==> flow/design.v <==
module cpu(clk,reset,s,load,in,out,N,V,Z,w);
  input clk, reset, s, load;
  input [15:0] in;
  output [15:0] out;
  output N, V, Z, w;
  wire [15:0] instruction_out;
  wire loada,loadb,loads,loadc,write,asel,bsel;
  wire [2:0] status;
  wire [1:0] op, ALUop, shift, vsel;
  wire [2:0] opcode, readnum, writenum, nsel;  
  wire [15:0] sximm5, sximm8; 
  wire [15:0] mdata = 16'b0;
  wire [7:0] PC = 8'b0;
  vDFFE #(16) instruct_reg(clk, load , in, instruction_out);  
  instruct_decoder decoder(   .instruction_out(instruction_out),
			        .nsel(nsel),
				.opcode(opcode),
				.op(op),
				.ALUop(ALUop),
				.sximm5(sximm5),
				.sximm8(sximm8),
				.shift(shift),
				.readnum(readnum),
				.writenum(writenum)
  );
  FSM state_machine(    .clk(clk),
			.reset(reset),
			.s(s),
			.w(w),
			.opcode(opcode),
			.op(op),
			.nsel(nsel),
			.loada(loada),
			.loadb(loadb),
			.loadc(loadc),
			.loads(loads),
			.vsel(vsel),
			.write(write),
			.asel(asel),
			.bsel(bsel)
  );
  datapath DP(          .clk(clk),
			.readnum(readnum),
			.writenum(writenum),
			.write(write),
			.vsel(vsel),
			.loada(loada),
			.loadb(loadb),
			.loadc(loadc),
			.loads(loads),
			.shift(shift),
			.ALUop(ALUop),
			.asel(asel),
			.bsel(bsel),
			.mdata(mdata),
			.status(status),
			.C(out),
			.sximm8(sximm8),
			.sximm5(sximm5),
			.PC(PC)
  );	
  assign N = status[0];
  assign V = status[1]; 
  assign Z = status[2];  
endmodule
module instruct_decoder( instruction_out, 
			 nsel, 
			 opcode,
			 op,
			 ALUop, 
			 sximm5, 
			 sximm8, 
			 shift,
			 readnum,
			 writenum );
  input [15:0] instruction_out;
  input [2:0] nsel;
  output [2:0] opcode;
  output reg [2:0] readnum, writenum;
  output [1:0] shift, ALUop, op;
  output [15:0] sximm5, sximm8;
  wire [2:0] Rn, Rd, Rm;
  wire [4:0] imm5;
  wire [7:0] imm8;
  setval retval(instruction_out,opcode,op,ALUop,imm5,imm8,shift,Rn,Rd,Rm);
  assign sximm5 = imm5[4] ? {11'b11111111111,imm5}:{11'b00000000000,imm5}; 
  assign sximm8 = imm8[7] ? {8'b11111111,imm8}:{8'b00000000,imm8};
  always @(*) 
    case(nsel)
      3'b001: {readnum,writenum} = {Rn,Rn};  
      3'b010: {readnum,writenum} = {Rd,Rd};  
      3'b100: {readnum,writenum} = {Rm,Rm};  
      default: {readnum,writenum} = 6'bx;  
    endcase
endmodule
module setval(instruction_out,opcode,op,ALUop,imm5,imm8,shift,Rn,Rd,Rm);
  input [15:0] instruction_out;
  output reg [2:0] opcode,Rn,Rd,Rm;
  output reg [1:0] op, ALUop, shift;
  output reg [4:0] imm5;
  output reg [7:0] imm8;
  always @(*) begin 
    casex(instruction_out)
	{5'b11010,11'bx}: {opcode,op,ALUop,Rn,imm8,imm5,Rd,shift,Rm} = {instruction_out[15:13],2'b10,2'b0,instruction_out[10:8],instruction_out[7:0],
						5'b0,3'b0,2'b0,3'b0}; 
	{8'b11000000,8'bx}: {opcode,op,ALUop,Rn,imm8,imm5,Rd,shift,Rm} = {instruction_out[15:13],2'b0,2'b0,3'b0,8'b0,5'b0, instruction_out[7:5],
						instruction_out[4:3],instruction_out[2:0]}; 
	{5'b10100,11'bx}: {opcode,op,ALUop,Rn,imm8,imm5,Rd,shift,Rm} = {instruction_out[15:13],2'b0,2'b0,instruction_out[10:8],
						8'b0,5'b0,instruction_out[7:5],instruction_out[4:3],instruction_out[2:0]}; 
	{5'b10101,11'bx}: {opcode,op,ALUop,Rn,imm8,imm5,Rd,shift,Rm} = {instruction_out[15:13],2'b01,2'b01,instruction_out[10:8],
						8'b0,5'b0,3'b0, instruction_out[4:3], instruction_out[2:0]}; 
 	{5'b10110,11'bx}: {opcode,op,ALUop,Rn,imm8,imm5,Rd,shift,Rm} = {instruction_out[15:13],2'b10,2'b10,instruction_out[10:8],
						8'b0,5'b0,instruction_out[7:5],instruction_out[4:3],instruction_out[2:0]}; 
	{5'b10111,11'bx}: {opcode,op,ALUop,Rn,imm8,imm5,Rd,shift,Rm} = {instruction_out[15:13],2'b11,2'b11,3'b0,
						8'b0,5'b0,instruction_out[7:5],instruction_out[4:3],instruction_out[2:0]}; 
	default: {opcode,op,ALUop,Rn,imm8,imm5,Rd,shift,Rm} = {3'bx,2'bx,2'bx,3'bx,8'bx,5'bx,3'bx,2'bx,3'bx};  
    endcase
end
endmodule
module datapath(clk, readnum, vsel, loada, loadb, shift, asel, bsel,
		ALUop, loadc, loads, writenum, write, mdata, 
		status, C, sximm8, PC, sximm5);
  input clk, loada, loadb, loadc, loads, asel, bsel, write;
  input [1:0] vsel;
  input [1:0] shift, ALUop; 
  input [2:0] writenum, readnum;  
  input [15:0] mdata, sximm8, sximm5;
  input [7:0] PC;
  output wire [2:0] status;
  output wire [15:0] C;
  reg [15:0] data_in;
  wire [15:0] muxa, muxb, aout, bout, bout_shift, data_out, ALUout;
  wire [2:0] status_out;
  always @(*)
    case(vsel)
      2'b00: data_in = C;
      2'b01: data_in = {8'b0,PC};
      2'b10: data_in = sximm8;
      2'b11: data_in = mdata;
    endcase
  regfile REGFILE( .clk(clk), 
           		.write(write),
			.writenum(writenum),
			.readnum(readnum),
			.data_in(data_in),
			.data_out(data_out)
  );
  vDFFE #(16) reg_a(clk, loada, data_out, aout);
  vDFFE #(16) reg_b(clk, loadb, data_out, bout); 
  vDFFE #(16) reg_c(clk, loadc, ALUout, C);
  vDFFE #(3) status_block(.clk(clk), .en(loads), .in(status_out), .out(status));
  shifter shift_b(shift, bout, bout_shift);
  assign muxa = asel ? 16'b0:aout;
  assign muxb = bsel ? sximm5:bout_shift;
  alu ALU( .ALUop(ALUop), .Ain(muxa), .Bin(muxb), .out(ALUout), .status(status_out));
endmodule 
module regfile(clk,write,writenum,readnum,data_in,data_out);
  input clk,write;
  input [2:0] writenum, readnum;
  input [15:0] data_in;
  output [15:0] data_out;
  wire [7:0] readout, writeout;
  wire [15:0] R7, R6, R5, R4, R3, R2, R1, R0;
  dec #(3,8) read_num(readnum, readout);
  dec #(3,8) write_num(writenum, writeout);
  vDFFE #(16) write_reg0(clk, (write & writeout[0]), data_in, R0);
  vDFFE #(16) write_reg1(clk, (write & writeout[1]), data_in, R1);
  vDFFE #(16) write_reg2(clk, (write & writeout[2]), data_in, R2);
  vDFFE #(16) write_reg3(clk, (write & writeout[3]), data_in, R3);
  vDFFE #(16) write_reg4(clk, (write & writeout[4]), data_in, R4);
  vDFFE #(16) write_reg5(clk, (write & writeout[5]), data_in, R5);
  vDFFE #(16) write_reg6(clk, (write & writeout[6]), data_in, R6);
  vDFFE #(16) write_reg7(clk, (write & writeout[7]), data_in, R7);
  mux8 #(16) read_mux(R7, R6, R5, R4, R3, R2, R1, R0, readout, data_out);
endmodule
module dec(a,b);
  parameter n = 2;
  parameter m = 4;
  input [n-1:0] a;
  output [m-1:0] b;
  wire[m-1:0] b = 1<<a;
endmodule 
module vDFFE(clk,en,in,out);
  parameter n = 3;
  input clk, en;
  input [n-1:0] in;
  output reg [n-1:0] out;
  wire [n-1:0] nextout;
  assign nextout = en ? in:out;
  always @(posedge clk)
    out <= nextout;
  endmodule 
module mux8(r7, r6, r5, r4, r3, r2, r1, r0, s, b);
  parameter k = 1;
  input [k-1:0] r7, r6, r5, r4, r3, r2, r1, r0;
  input [7:0] s;
  output [k-1:0] b;
  wire [k-1:0] b = ({k{s[0]}} & r0) |
		   ({k{s[1]}} & r1) |    
		   ({k{s[2]}} & r2) |
		   ({k{s[3]}} & r3) | 
		   ({k{s[4]}} & r4) |
		   ({k{s[5]}} & r5) |
		   ({k{s[6]}} & r6) |
		   ({k{s[7]}} & r7) ;
endmodule
module shifter(shift,bin,out);
input [15:0] bin;
input [1:0] shift;
output reg [15:0] out;  
  always @(*) begin
    case(shift) 
      2'b01: out = bin << 1;  
      2'b10: out = bin >> 1;  
      2'b11: out = $signed(bin) >>> 1;  
      default: out = bin;  
    endcase 
  end 
endmodule 
module alu(ALUop,Ain,Bin,out,status);
  input [1:0] ALUop; 
  input [15:0] Ain, Bin;
  output reg [15:0] out;
  output [2:0] status;
  wire ovf;
  wire [15:0] sout;
  Addsub #(16) a(Ain, Bin, 1'b1, sout, ovf);
  assign status[2] = ((out == 16'b0) ? 1'b1:1'b0);  
  assign status[1] = ovf;  
  assign status[0] = out[15];  
  always @(*) begin
    case (ALUop)
      2'b00: out = Ain + Bin;
      2'b01: out = Ain - Bin; 
      2'b10: out = Ain & Bin;
      2'b11: out = ~Bin;
      default: out = 16'bx;
    endcase	
  end
endmodule
module Addsub(a,b,sub,s,ovf);
  parameter n = 8;
  input [n-1:0] a, b;  
  input sub ;  
  output [n-1:0] s;
  output ovf;   
  wire c1, c2;
  assign ovf = c1 ^ c2;  
  Adder1 #(n-1) ai(a[n-2:0],b[n-2:0]^{n-1{sub}},sub,c1,s[n-2:0]);
  Adder1 #(1) as(a[n-1],b[n-1]^sub,c1,c2,s[n-1]);
endmodule 
module Adder1(a,b,cin,cout,s);
  parameter n = 8;
  input [n-1:0] a, b;
  input cin ;
  output [n-1:0] s;
  output cout;
  assign {cout, s} = a + b + cin;
endmodule
module FSM(clk, reset, s, w, opcode, op, nsel,loada,loadb,loadc,vsel,write,loads,asel,bsel);
  input clk, reset, s;
  input [2:0] opcode;
  input [1:0] op;
  output w;
  output reg [2:0] nsel;
  output reg loada,loadb,loadc,loads,write,asel,bsel;
  output reg [1:0] vsel;
  wire [2:0] state;
  reg load_s;
  reg [2:0] next_state;
  assign w = load_s ? 1'b0:1'b1;  
  assign state =  reset ? 3'b000:next_state;
  always @(posedge clk) begin
    casex({reset,w,s,opcode,op,state})
	11'b1xxxxxxxxxx: {load_s, nsel, next_state,loada,loadb,loadc,vsel,write,loads,asel,bsel} 
				<= {1'b0,3'b000,3'b000,1'b0,1'b0,1'b0,2'b00,1'b0,1'b0,1'b0,1'b0};  
	{8'bx10xxxxx,3'b000}: {load_s,nsel,next_state,loada,loadb,loadc,vsel,write,loads,asel,bsel}
				<= {1'b0,3'b000,3'b000,1'b0,1'b0,1'b0,2'b00,1'b0,1'b0,1'b0,1'b0};  
	{8'bx1111010,3'b000}: {load_s, nsel, next_state,loada,loadb,loadc,vsel,write,loads,asel,bsel} 
				<= {1'b1,3'b001,3'b001,1'b0,1'b0,1'b0,2'b10,1'b1,1'b0,1'b0,1'b0};  
	{8'b00x11010,3'b001}: {load_s, nsel, next_state,loada,loadb,loadc,vsel,write,loads,asel,bsel} 
				<= {1'b0,3'b000,3'b000,1'b0,1'b0,1'b0,2'b00,1'b0,1'b0,1'b0,1'b0};  
        {8'b01111000,3'b000}: {load_s, nsel, next_state,loada,loadb,loadc,vsel,write,loads,asel,bsel} 
				<= {1'b1,3'b100,3'b001,1'b0,1'b1,1'b0,2'b10,1'b0,1'b0,1'b0,1'b0};  
	{8'b00x11000,3'b001}: {load_s,nsel,next_state,loada,loadb,loadc,vsel,write,loads,asel,bsel}
				<= {1'b1,3'b000,3'b010,1'b0,1'b0,1'b1,2'b00,1'b0,1'b0,1'b1,1'b0};  
	{8'b00x11000,3'b010}: {load_s,nsel,next_state,loada,loadb,loadc,vsel,write,loads,asel,bsel}
				<= {1'b1,3'b010,3'b011,1'b0,1'b0,1'b0,2'b00,1'b1,1'b0,1'b0,1'b0};  
	{8'b00x11000,3'b011}: {load_s,nsel,next_state,loada,loadb,loadc,vsel,write,loads,asel,bsel}
				<= {1'b0,3'b000,3'b000,1'b0,1'b0,1'b0,2'b00,1'b0,1'b0,1'b0,1'b0};  
	{8'b01110100,3'b000}: {load_s,nsel,next_state,loada,loadb,loadc,vsel,write,loads,asel,bsel}
				<= {1'b1,3'b001,3'b001,1'b1,1'b0,1'b0,2'b10,1'b0,1'b0,1'b0,1'b0};  
	{8'b00x10100,3'b001}: {load_s,nsel,next_state,loada,loadb,loadc,vsel,write,loads,asel,bsel}
				<= {1'b1,3'b100,3'b010,1'b0,1'b1,1'b0,2'b10,1'b0,1'b0,1'b0,1'b0};  
	{8'b00x10100,3'b010}: {load_s,nsel,next_state,loada,loadb,loadc,vsel,write,loads,asel,bsel}
				<= {1'b1,3'b000,3'b011,1'b0,1'b0,1'b1,2'b00,1'b0,1'b0,1'b0,1'b0};  
	{8'b00x10100,3'b011}: {load_s,nsel,next_state,loada,loadb,loadc,vsel,write,loads,asel,bsel}
				<= {1'b1,3'b010,3'b100,1'b0,1'b0,1'b0,2'b00,1'b1,1'b0,1'b0,1'b0};  
	{8'b00x10100,3'b100}: {load_s,nsel,next_state,loada,loadb,loadc,vsel,write,loads,asel,bsel}
				<= {1'b0,3'b000,3'b000,1'b0,1'b0,1'b0,2'b00,1'b0,1'b0,1'b0,1'b0};  
	{8'b01110101,3'b000}: {load_s,nsel,next_state,loada,loadb,loadc,vsel,write,loads,asel,bsel}
				<= {1'b1,3'b001,3'b001,1'b1,1'b0,1'b0,2'b10,1'b0,1'b0,1'b0,1'b0};  
	{8'b00x10101,3'b001}: {load_s,nsel,next_state,loada,loadb,loadc,vsel,write,loads,asel,bsel}
				<= {1'b1,3'b100,3'b010,1'b0,1'b1,1'b0,2'b10,1'b0,1'b0,1'b0,1'b0};  
	{8'b00x10101,3'b010}: {load_s,nsel,next_state,loada,loadb,loadc,vsel,write,loads,asel,bsel}
				<= {1'b1,3'b000,3'b011,1'b0,1'b0,1'b0,2'b00,1'b0,1'b1,1'b0,1'b0};  
   	{8'b00x10101,3'b011}: {load_s,nsel,next_state,loada,loadb,loadc,vsel,write,loads,asel,bsel}
				<= {1'b0,3'b000,3'b000,1'b0,1'b0,1'b0,2'b00,1'b0,1'b0,1'b0,1'b0};  
	{8'b01110110,3'b000}: {load_s,nsel,next_state,loada,loadb,loadc,vsel,write,loads,asel,bsel}
				<= {1'b1,3'b001,3'b001,1'b1,1'b0,1'b0,2'b10,1'b0,1'b0,1'b0,1'b0};  
	{8'b00x10110,3'b001}: {load_s,nsel,next_state,loada,loadb,loadc,vsel,write,loads,asel,bsel}
				<= {1'b1,3'b100,3'b010,1'b0,1'b1,1'b0,2'b10,1'b0,1'b0,1'b0,1'b0};  
	{8'b00x10110,3'b010}: {load_s,nsel,next_state,loada,loadb,loadc,vsel,write,loads,asel,bsel}
				<= {1'b1,3'b000,3'b011,1'b0,1'b0,1'b1,2'b00,1'b0,1'b0,1'b0,1'b0};  
	{8'b00x10110,3'b011}: {load_s,nsel,next_state,loada,loadb,loadc,vsel,write,loads,asel,bsel}
				<= {1'b1,3'b010,3'b100,1'b0,1'b0,1'b0,2'b00,1'b1,1'b0,1'b0,1'b0};  
	{8'b00x10110,3'b100}: {load_s,nsel,next_state,loada,loadb,loadc,vsel,write,loads,asel,bsel}
				<= {1'b0,3'b000,3'b000,1'b0,1'b0,1'b0,2'b00,1'b0,1'b0,1'b0,1'b0};  
	{8'b01110111,3'b000}: {load_s,nsel,next_state,loada,loadb,loadc,vsel,write,loads,asel,bsel}
				<= {1'b1,3'b100,3'b001,1'b0,1'b1,1'b0,2'b10,1'b0,1'b0,1'b1,1'b0};  
	{8'b00x10111,3'b001}: {load_s,nsel,next_state,loada,loadb,loadc,vsel,write,loads,asel,bsel}
				<= {1'b1,3'b000,3'b010,1'b0,1'b0,1'b1,2'b00,1'b0,1'b0,1'b1,1'b0};  
	{8'b00x10111,3'b010}: {load_s,nsel,next_state,loada,loadb,loadc,vsel,write,loads,asel,bsel}
				<= {1'b1,3'b010,3'b011,1'b0,1'b0,1'b0,2'b00,1'b1,1'b0,1'b0,1'b0};  
	{8'b00x10111,3'b011}: {load_s,nsel,next_state,loada,loadb,loadc,vsel,write,loads,asel,bsel}
				<= {1'b0,3'b000,3'b000,1'b0,1'b0,1'b0,2'b00,1'b0,1'b0,1'b0,1'b0};  
	default: {load_s,nsel,next_state,loada,loadb,loadc,vsel,write,loads,asel,bsel}
				<= {1'b0,3'b000,3'b000,1'b0,1'b0,1'b0,2'b00,1'b0,1'b0,1'b0,1'b0};  
   endcase
  end
endmodule 
### Step by step through the tools: cpu

The steps from the RTL of cpu to its reports follow in flow order.
Line numbers count from 1 in the design file above.
Operators carry their Yosys type and port widths (W data, S select, Z words).
Cell names lack the library's common part.
Not given: --

| inputs | value |
|---|---|
| top | cpu |
| clock input | clk |
| library | sky130hd |
| library corner | tt_025C_1v80 |

### Word-level counts

Source: Yosys, flattened and elaborated, memories not mapped. Widths are those after wreduce. Registers that Yosys merges into a memory's read port (data or address) are not register bits. Print and check cells do not count. Equal cells are merged and count once.

| word-level totals | value |
|---|---|
| register bits after elaboration | 211 |
| input port bits | 20 |
| output and inout port bits | 20 |
| elaborated cells | 119 |

| cells by class | value |
|---|---|
| add/subtract/negate cells | 6 |
| equal/unequal tests | 36 |
| shifts and indexed selects | 2 |
| multiplexer cells | 13 |
| bitwise gates (word level) | 28 |
| reductions and logical operators | 10 |

Operator list:

| cell | number |
|---|---|
| $pmux W31 S6 | 1 |
| $pmux W16 S10 | 1 |
| $and A16 B16 Y16 | 9 |
| $eq A10 B8 Y1 const B | 12 |
| $or A16 B16 Y16 | 7 |
| $pmux W16 S3 | 2 |
| $pmux W16 S4 | 1 |
| $mux W16 | 4 |
| $eq A11 B10 Y1 const B | 5 |
| $eq A5 B5 Y1 const B | 5 |
| $pmux W6 S3 | 1 |
| $add A15 B15 Y16 | 1 |
| $add A16 B1 Y16 const B | 1 |
| $add A16 B16 Y16 | 1 |
| $sub A16 B16 Y16 | 1 |
| $not A16 Y16 | 1 |
| $logic_not A16 Y1 | 1 |
| $shl A2 B3 Y8 const A | 2 |
| $not A15 Y15 | 1 |
| $eq A2 B2 Y1 const B | 6 |
| $eq A10 B10 Y1 const B | 1 |
| $reduce_or A2 Y1 | 5 |
| $and A1 B1 Y1 | 8 |
| $eq A8 B8 Y1 const B | 1 |
| $eq A2 B1 Y1 const B | 3 |
| $reduce_or A3 Y1 | 2 |
| $logic_not A2 Y1 | 2 |
| $eq A3 B1 Y1 const B | 1 |

Other operator kinds: 8; their cells: 9.

### Logic depth

Depth = most cells in a row (Yosys ltp): at word level without a register or memory, in the mapped netlist without a sequential cell, where the memories' decode and read muxes count.

| logic depth | value |
|---|---|
| word-level depth | 12 |
| ABC_AREA | 0 |
| mapped depth | 22 |
| gate-level depth less buffers | 19 |

### Synthesis result

The flow's flattened synthesis, as Yosys stat reports it; memories are mapped. The netlist is that of the ABC_AREA named above (0 if unset); the other value can give another one.

| mapped netlist | value |
|---|---|
| mapped cells | 876 |
| synthesis area | 10242.3 µm² |
| sequential part of the area | 6115.9 µm² |
| mapped flip-flops | 208 |
| buffers | 40 |

Cell types:

| cell type | number | area in all (µm²) |
|---|---|---|
| edfxtp_1 | 195 | 5.86E+03 |
| ha_1 | 46 | 575.552 |
| nand2_1 | 113 | 424.157 |
| o21ai_0 | 63 | 315.302 |
| a21oi_1 | 55 | 275.264 |
| dfxtp_1 | 13 | 260.25 |
| xnor2_1 | 23 | 201.443 |
| nand3_1 | 38 | 190.182 |
| nor2_1 | 50 | 187.68 |
| a221oi_1 | 18 | 157.651 |
| inv_1 | 40 | 150.144 |
| nor2b_1 | 21 | 131.376 |
| mux2i_1 | 10 | 100.096 |
| clkbuf_1 | 25 | 93.84 |
| a22oi_1 | 10 | 75.072 |
| a31oi_1 | 10 | 62.56 |
| buf_6 | 5 | 56.304 |
| nand2b_1 | 8 | 50.048 |

Other cell types: 56; their cells: 133.
The figures by module come from a second, unflattened synthesis with its own total; it is not the netlist above.

| unflattened totals | value |
|---|---|
| cell total of the unflattened synthesis | 951 |
| area total of the unflattened synthesis | 11737.5 µm² |

Each row is one instance without its submodules.

Modules:

| module | times used | cells | area (µm²) | seq. area (µm²) |
|---|---|---|---|---|
| vDFFE (n=16) | 12 | 16 | 480.5 | 480.5 |
| alu | 1 | 240 | 1621.6 | 0.0 |
| mux8 (k=16) | 1 | 96 | 779.5 | 0.0 |
| Adder1 (n=15) | 1 | 101 | 735.7 | 0.0 |
| datapath | 1 | 65 | 700.7 | 0.0 |
| FSM | 1 | 78 | 689.4 | 260.2 |
| shifter | 1 | 51 | 355.3 | 0.0 |
| setval | 1 | 41 | 331.6 | 0.0 |
| instruct_decoder | 1 | 39 | 284.0 | 0.0 |
| Addsub (n=16) | 1 | 19 | 180.2 | 0.0 |
| dec | 2 | 8 | 65.1 | 0.0 |
| vDFFE (n=3) | 1 | 3 | 90.1 | 90.1 |
| regfile | 1 | 8 | 50.0 | 0.0 |
| Adder1 (n=1) | 1 | 1 | 20.0 | 0.0 |
| cpu | 1 | 1 | 3.8 | 0.0 |

### Worst setup path after synthesis

Source: OpenSTA report_checks on the synthesized netlist (no wires, ideal clock, input and output delay 20% of the period each), path of least setup slack; recovery checks are left aside. Register names are those of the netlist, which keeps one name where synthesis merged equal registers.

| timing path after synthesis | value |
|---|---|
| path type | register to register |
| start | register instruct_reg.out[13] |
| end | register DP.status_block.out[2] |
| period | 7000 ps |
| setup time | 190 ps |
| time at the first pin | 0 ps |
| arrival time | 4066 ps |
| required time | 6810 ps |
| slack | 2744 ps |
| delay of the path | 4256 ps |
| stages | 22 |
| buffers on the path | 3 |
| synthesis period reached | 4256 ps |

"delay of the path" is the arrival time less input delay plus setup time.
"stages": output pins that drive a net of the path, with the launching flip-flop's if there is one; two outputs of one cell count as two.
"synthesis period reached" is the clock period less the worst setup slack; recovery checks do not enter. This is arithmetic on one report: input and output delays are still those of the set period (20% each).
Between the ends stands the longest chain of elaborated cells between them, by number of cells; it is not shown to be the way that was timed. Of several equally long chains one is given.
Each line given opens the expression or statement behind the cell; cells for indexed reads and writes are added by Yosys, which also makes memories of some case tables.

| on the way, after synthesis | value |
|---|---|
| cell sequence | edfxtp_1 -> and3b_1 -> a31oi_1 -> buf_6 -> buf_6 -> buf_6 -> o21ai_0 -> and2_1 -> ha_1 -> nor2_1 -> xnor2_1 -> ha_1 -> nor2b_1 -> o31a_1 -> o21ba_2 -> o21ai_1 -> a21oi_1 -> a21oi_1 -> xor2_1 -> o21ai_0 -> or2_2 -> a2111oi_2 |
| length of the longest elaborated chain | 9 |
| elaborated cells between the ends (all ways) | 24 |
| RTL lines with such cells | 10 |
| classes of those cells | 2 x add/sub; 12 x eq/ne; 6 x mux; 2 x logic; 2 x reduce/logical |

Ends and longest elaborated chain, after synthesis:

| item | RTL line | text |
|---|---|---|
| from (decl) | 187 | `output reg [n-1:0] out;` |
| from (assign) | 191 | `out <= nextout;` |
| $eq A5 B5 Y1 | 103 | `casex(instruction_out)` |
| $pmux W31 S6 | 103 |  |
| $eq A2 B2 Y1 | 212 | `case(shift)` |
| $pmux W16 S3 | 212 |  |
| $mux W16 | 154 | `assign muxb = bsel ? sximm5:bout_shift;` |
| $sub A16 B16 Y16 | 234 | `2'b01: out = Ain - Bin;` |
| $pmux W16 S4 | 232 | `case (ALUop)` |
| $logic_not A16 Y1 | 228 | `assign status[2] = ((out == 16'b0) ? 1'b1:1'b0);` |
| $mux W1 | 228 |  |
| to (assign) | 191 |  |
| to (decl) | 187 |  |

Nets of the timed path that keep an RTL name, with a line that drives or declares them; the list need not be complete.

Named nets, after synthesis:

| signal | RTL line |
|---|---|
| DP.ALU.out[14] | 232 |

### Worst path after layout

Path of least setup slack in the final report of run 2 (OpenROAD, finished layout, wires in). Where an end is a register, its clock arrival counts in the times.
The report prints the path's times to 10 ps; the period is as set.

| timing path post-layout | value |
|---|---|
| path type | register to register |
| start | register instruct_reg.out[11] |
| end | register DP.status_block.out[2] |
| period | 9700 ps |
| setup time | 180 ps |
| time at the first pin | 450 ps |
| arrival time | 5850 ps |
| required time | 9990 ps |
| slack | 4150 ps |
| stages | 21 |
| buffers on the path | 3 |

Between the ends stands the longest chain of elaborated cells between them, by number of cells; it is not shown to be the way that was timed. Of several equally long chains one is given.

| on the way, post-layout | value |
|---|---|
| cell sequence | edfxtp_1 -> nor2_1 -> a31oi_1 -> buf_6 -> buf_6 -> buf_6 -> o21ai_0 -> and2_1 -> ha_1 -> a21oi_1 -> xnor2_1 -> ha_1 -> a211oi_1 -> a31oi_1 -> o21ai_0 -> a21oi_1 -> xor2_1 -> nor2_1 -> a21oi_1 -> or2_2 -> a2111oi_2 |
| length of the longest elaborated chain | 9 |
| elaborated cells between the ends (all ways) | 24 |
| RTL lines with such cells | 10 |
| classes of those cells | 2 x add/sub; 12 x eq/ne; 6 x mux; 2 x logic; 2 x reduce/logical |

Ends and longest elaborated chain, post-layout:

| item | RTL line | text |
|---|---|---|
| from (decl) | 187 | `output reg [n-1:0] out;` |
| from (assign) | 191 | `out <= nextout;` |
| $eq A5 B5 Y1 | 103 | `casex(instruction_out)` |
| $pmux W31 S6 | 103 |  |
| $eq A2 B2 Y1 | 212 | `case(shift)` |
| $pmux W16 S3 | 212 |  |
| $mux W16 | 154 | `assign muxb = bsel ? sximm5:bout_shift;` |
| $sub A16 B16 Y16 | 234 | `2'b01: out = Ain - Bin;` |
| $pmux W16 S4 | 232 | `case (ALUop)` |
| $logic_not A16 Y1 | 228 | `assign status[2] = ((out == 16'b0) ? 1'b1:1'b0);` |
| $mux W1 | 228 |  |
| to (assign) | 191 |  |
| to (decl) | 187 |  |

Nets of the timed path that keep an RTL name, with a line that drives or declares them; the list need not be complete.

Named nets, post-layout:

| signal | RTL line |
|---|---|
| DP.ALU.out[13] | 232 |

Top module cpu; platform sky130hd; tools Yosys and OpenROAD; 4 stored runs in no particular order. Input and output delays are each 20% of the period that was set; the output load is 0.01 pF.
"clock period achieved": clock period set for the run, less the worst setup slack. It is reckoned from that one timing run; input and output delays stay at 20% of the period that was set.
"time on the worst setup path": the worst setup path's part of the clock period (all of it between registers, 20% less for each end at a port) less its slack. A launch clock that arrives late makes it longer, a capture clock that arrives late makes it shorter.
"time on the worst setup path" is known to 10 ps.

#### Run 1

| setting | value |
|---|---|
| ABC_AREA | `0` |
| CAP_MARGIN | `20` |
| CELL_PAD_IN_SITES_DETAIL_PLACEMENT | `0` |
| CELL_PAD_IN_SITES_GLOBAL_PLACEMENT | `3` |
| CORE_ASPECT_RATIO | `0.85` |
| CORE_MARGIN | `8` |
| CORE_UTILIZATION | `64` |
| CTS_CLUSTER_DIAMETER | `363` |
| CTS_CLUSTER_SIZE | `100` |
| GPL_TIMING_DRIVEN | `0` |
| HOLD_SLACK_MARGIN | `0.21` |
| MIN_ROUTING_LAYER | `met2` |
| PLACE_DENSITY_LB_ADDON | `0.29` |
| SETUP_SLACK_MARGIN | `-0.02` |
| period_ns | `4.27` |
| SLEW_MARGIN | `20` |

Incomplete, placement halted on FLW-0024.

#### Run 2

| setting | value |
|---|---|
| ABC_AREA | `0` |
| CAP_MARGIN | `30` |
| CELL_PAD_IN_SITES_DETAIL_PLACEMENT | `0` |
| CELL_PAD_IN_SITES_GLOBAL_PLACEMENT | `0` |
| CORE_ASPECT_RATIO | `0.85` |
| CORE_MARGIN | `8` |
| CORE_UTILIZATION | `46` |
| CTS_CLUSTER_DIAMETER | `363` |
| CTS_CLUSTER_SIZE | `26` |
| GPL_TIMING_DRIVEN | `0` |
| HOLD_SLACK_MARGIN | `0.13` |
| MIN_ROUTING_LAYER | `met2` |
| PLACE_DENSITY_LB_ADDON | `0.29` |
| SETUP_SLACK_MARGIN | `2.74` |
| period_ns | `9.7` |
| SLEW_MARGIN | `20` |

| result | value |
|---|---|
| total negative setup slack | 0 ps |
| die footprint | 27312.4 µm² |
| worst setup slack after layout | 4148 ps |
| mapped cell area after synthesis | 10242.3 µm² |
| clock period achieved | 5552 ps |
| time on the worst setup path | 5550 ps |
| critical path kind | register to register |
| standard-cell area after routing | 11478.5 µm² |

#### Run 3

| setting | value |
|---|---|
| ABC_AREA | `1` |
| CELL_PAD_IN_SITES_DETAIL_PLACEMENT | `1` |
| CORE_ASPECT_RATIO | `0.6` |
| CORE_UTILIZATION | `64` |
| CTS_CLUSTER_DIAMETER | `249` |
| CTS_CLUSTER_SIZE | `48` |
| GPL_ROUTABILITY_DRIVEN | `1` |
| HOLD_SLACK_MARGIN | `0.24` |
| MAX_ROUTING_LAYER | `met4` |
| MIN_ROUTING_LAYER | `met1` |
| SLEW_MARGIN | `35` |
| TNS_END_PERCENT | `70` |
| period_ns | `7.0` |
| CAP_MARGIN | `20` |
| CORE_MARGIN | `2` |

| result | value |
|---|---|
| total negative setup slack | 0 ps |
| die footprint | 17177.8 µm² |
| worst setup slack after layout | 1098 ps |
| mapped cell area after synthesis | 10312.4 µm² |
| clock period achieved | 5902 ps |
| time on the worst setup path | 5900 ps |
| critical path kind | register to register |
| standard-cell area after routing | 11269.6 µm² |

#### Run 4

| setting | value |
|---|---|
| ABC_AREA | `0` |
| CAP_MARGIN | `20` |
| CELL_PAD_IN_SITES_DETAIL_PLACEMENT | `0` |
| CORE_MARGIN | `8` |
| CORE_UTILIZATION | `47` |
| CTS_CLUSTER_DIAMETER | `334` |
| MIN_ROUTING_LAYER | `met1` |
| PLACE_DENSITY_LB_ADDON | `0.29` |
| SETUP_SLACK_MARGIN | `-0.02` |
| period_ns | `4.27` |
| SLEW_MARGIN | `20` |

| result | value |
|---|---|
| total negative setup slack | -88 ps |
| die footprint | 26771.5 µm² |
| worst setup slack after layout | -62 ps |
| mapped cell area after synthesis | 10242.3 µm² |
| clock period achieved | 4332 ps |
| time on the worst setup path | 4330 ps |
| critical path kind | register to register |
| standard-cell area after routing | 12778.5 µm² |
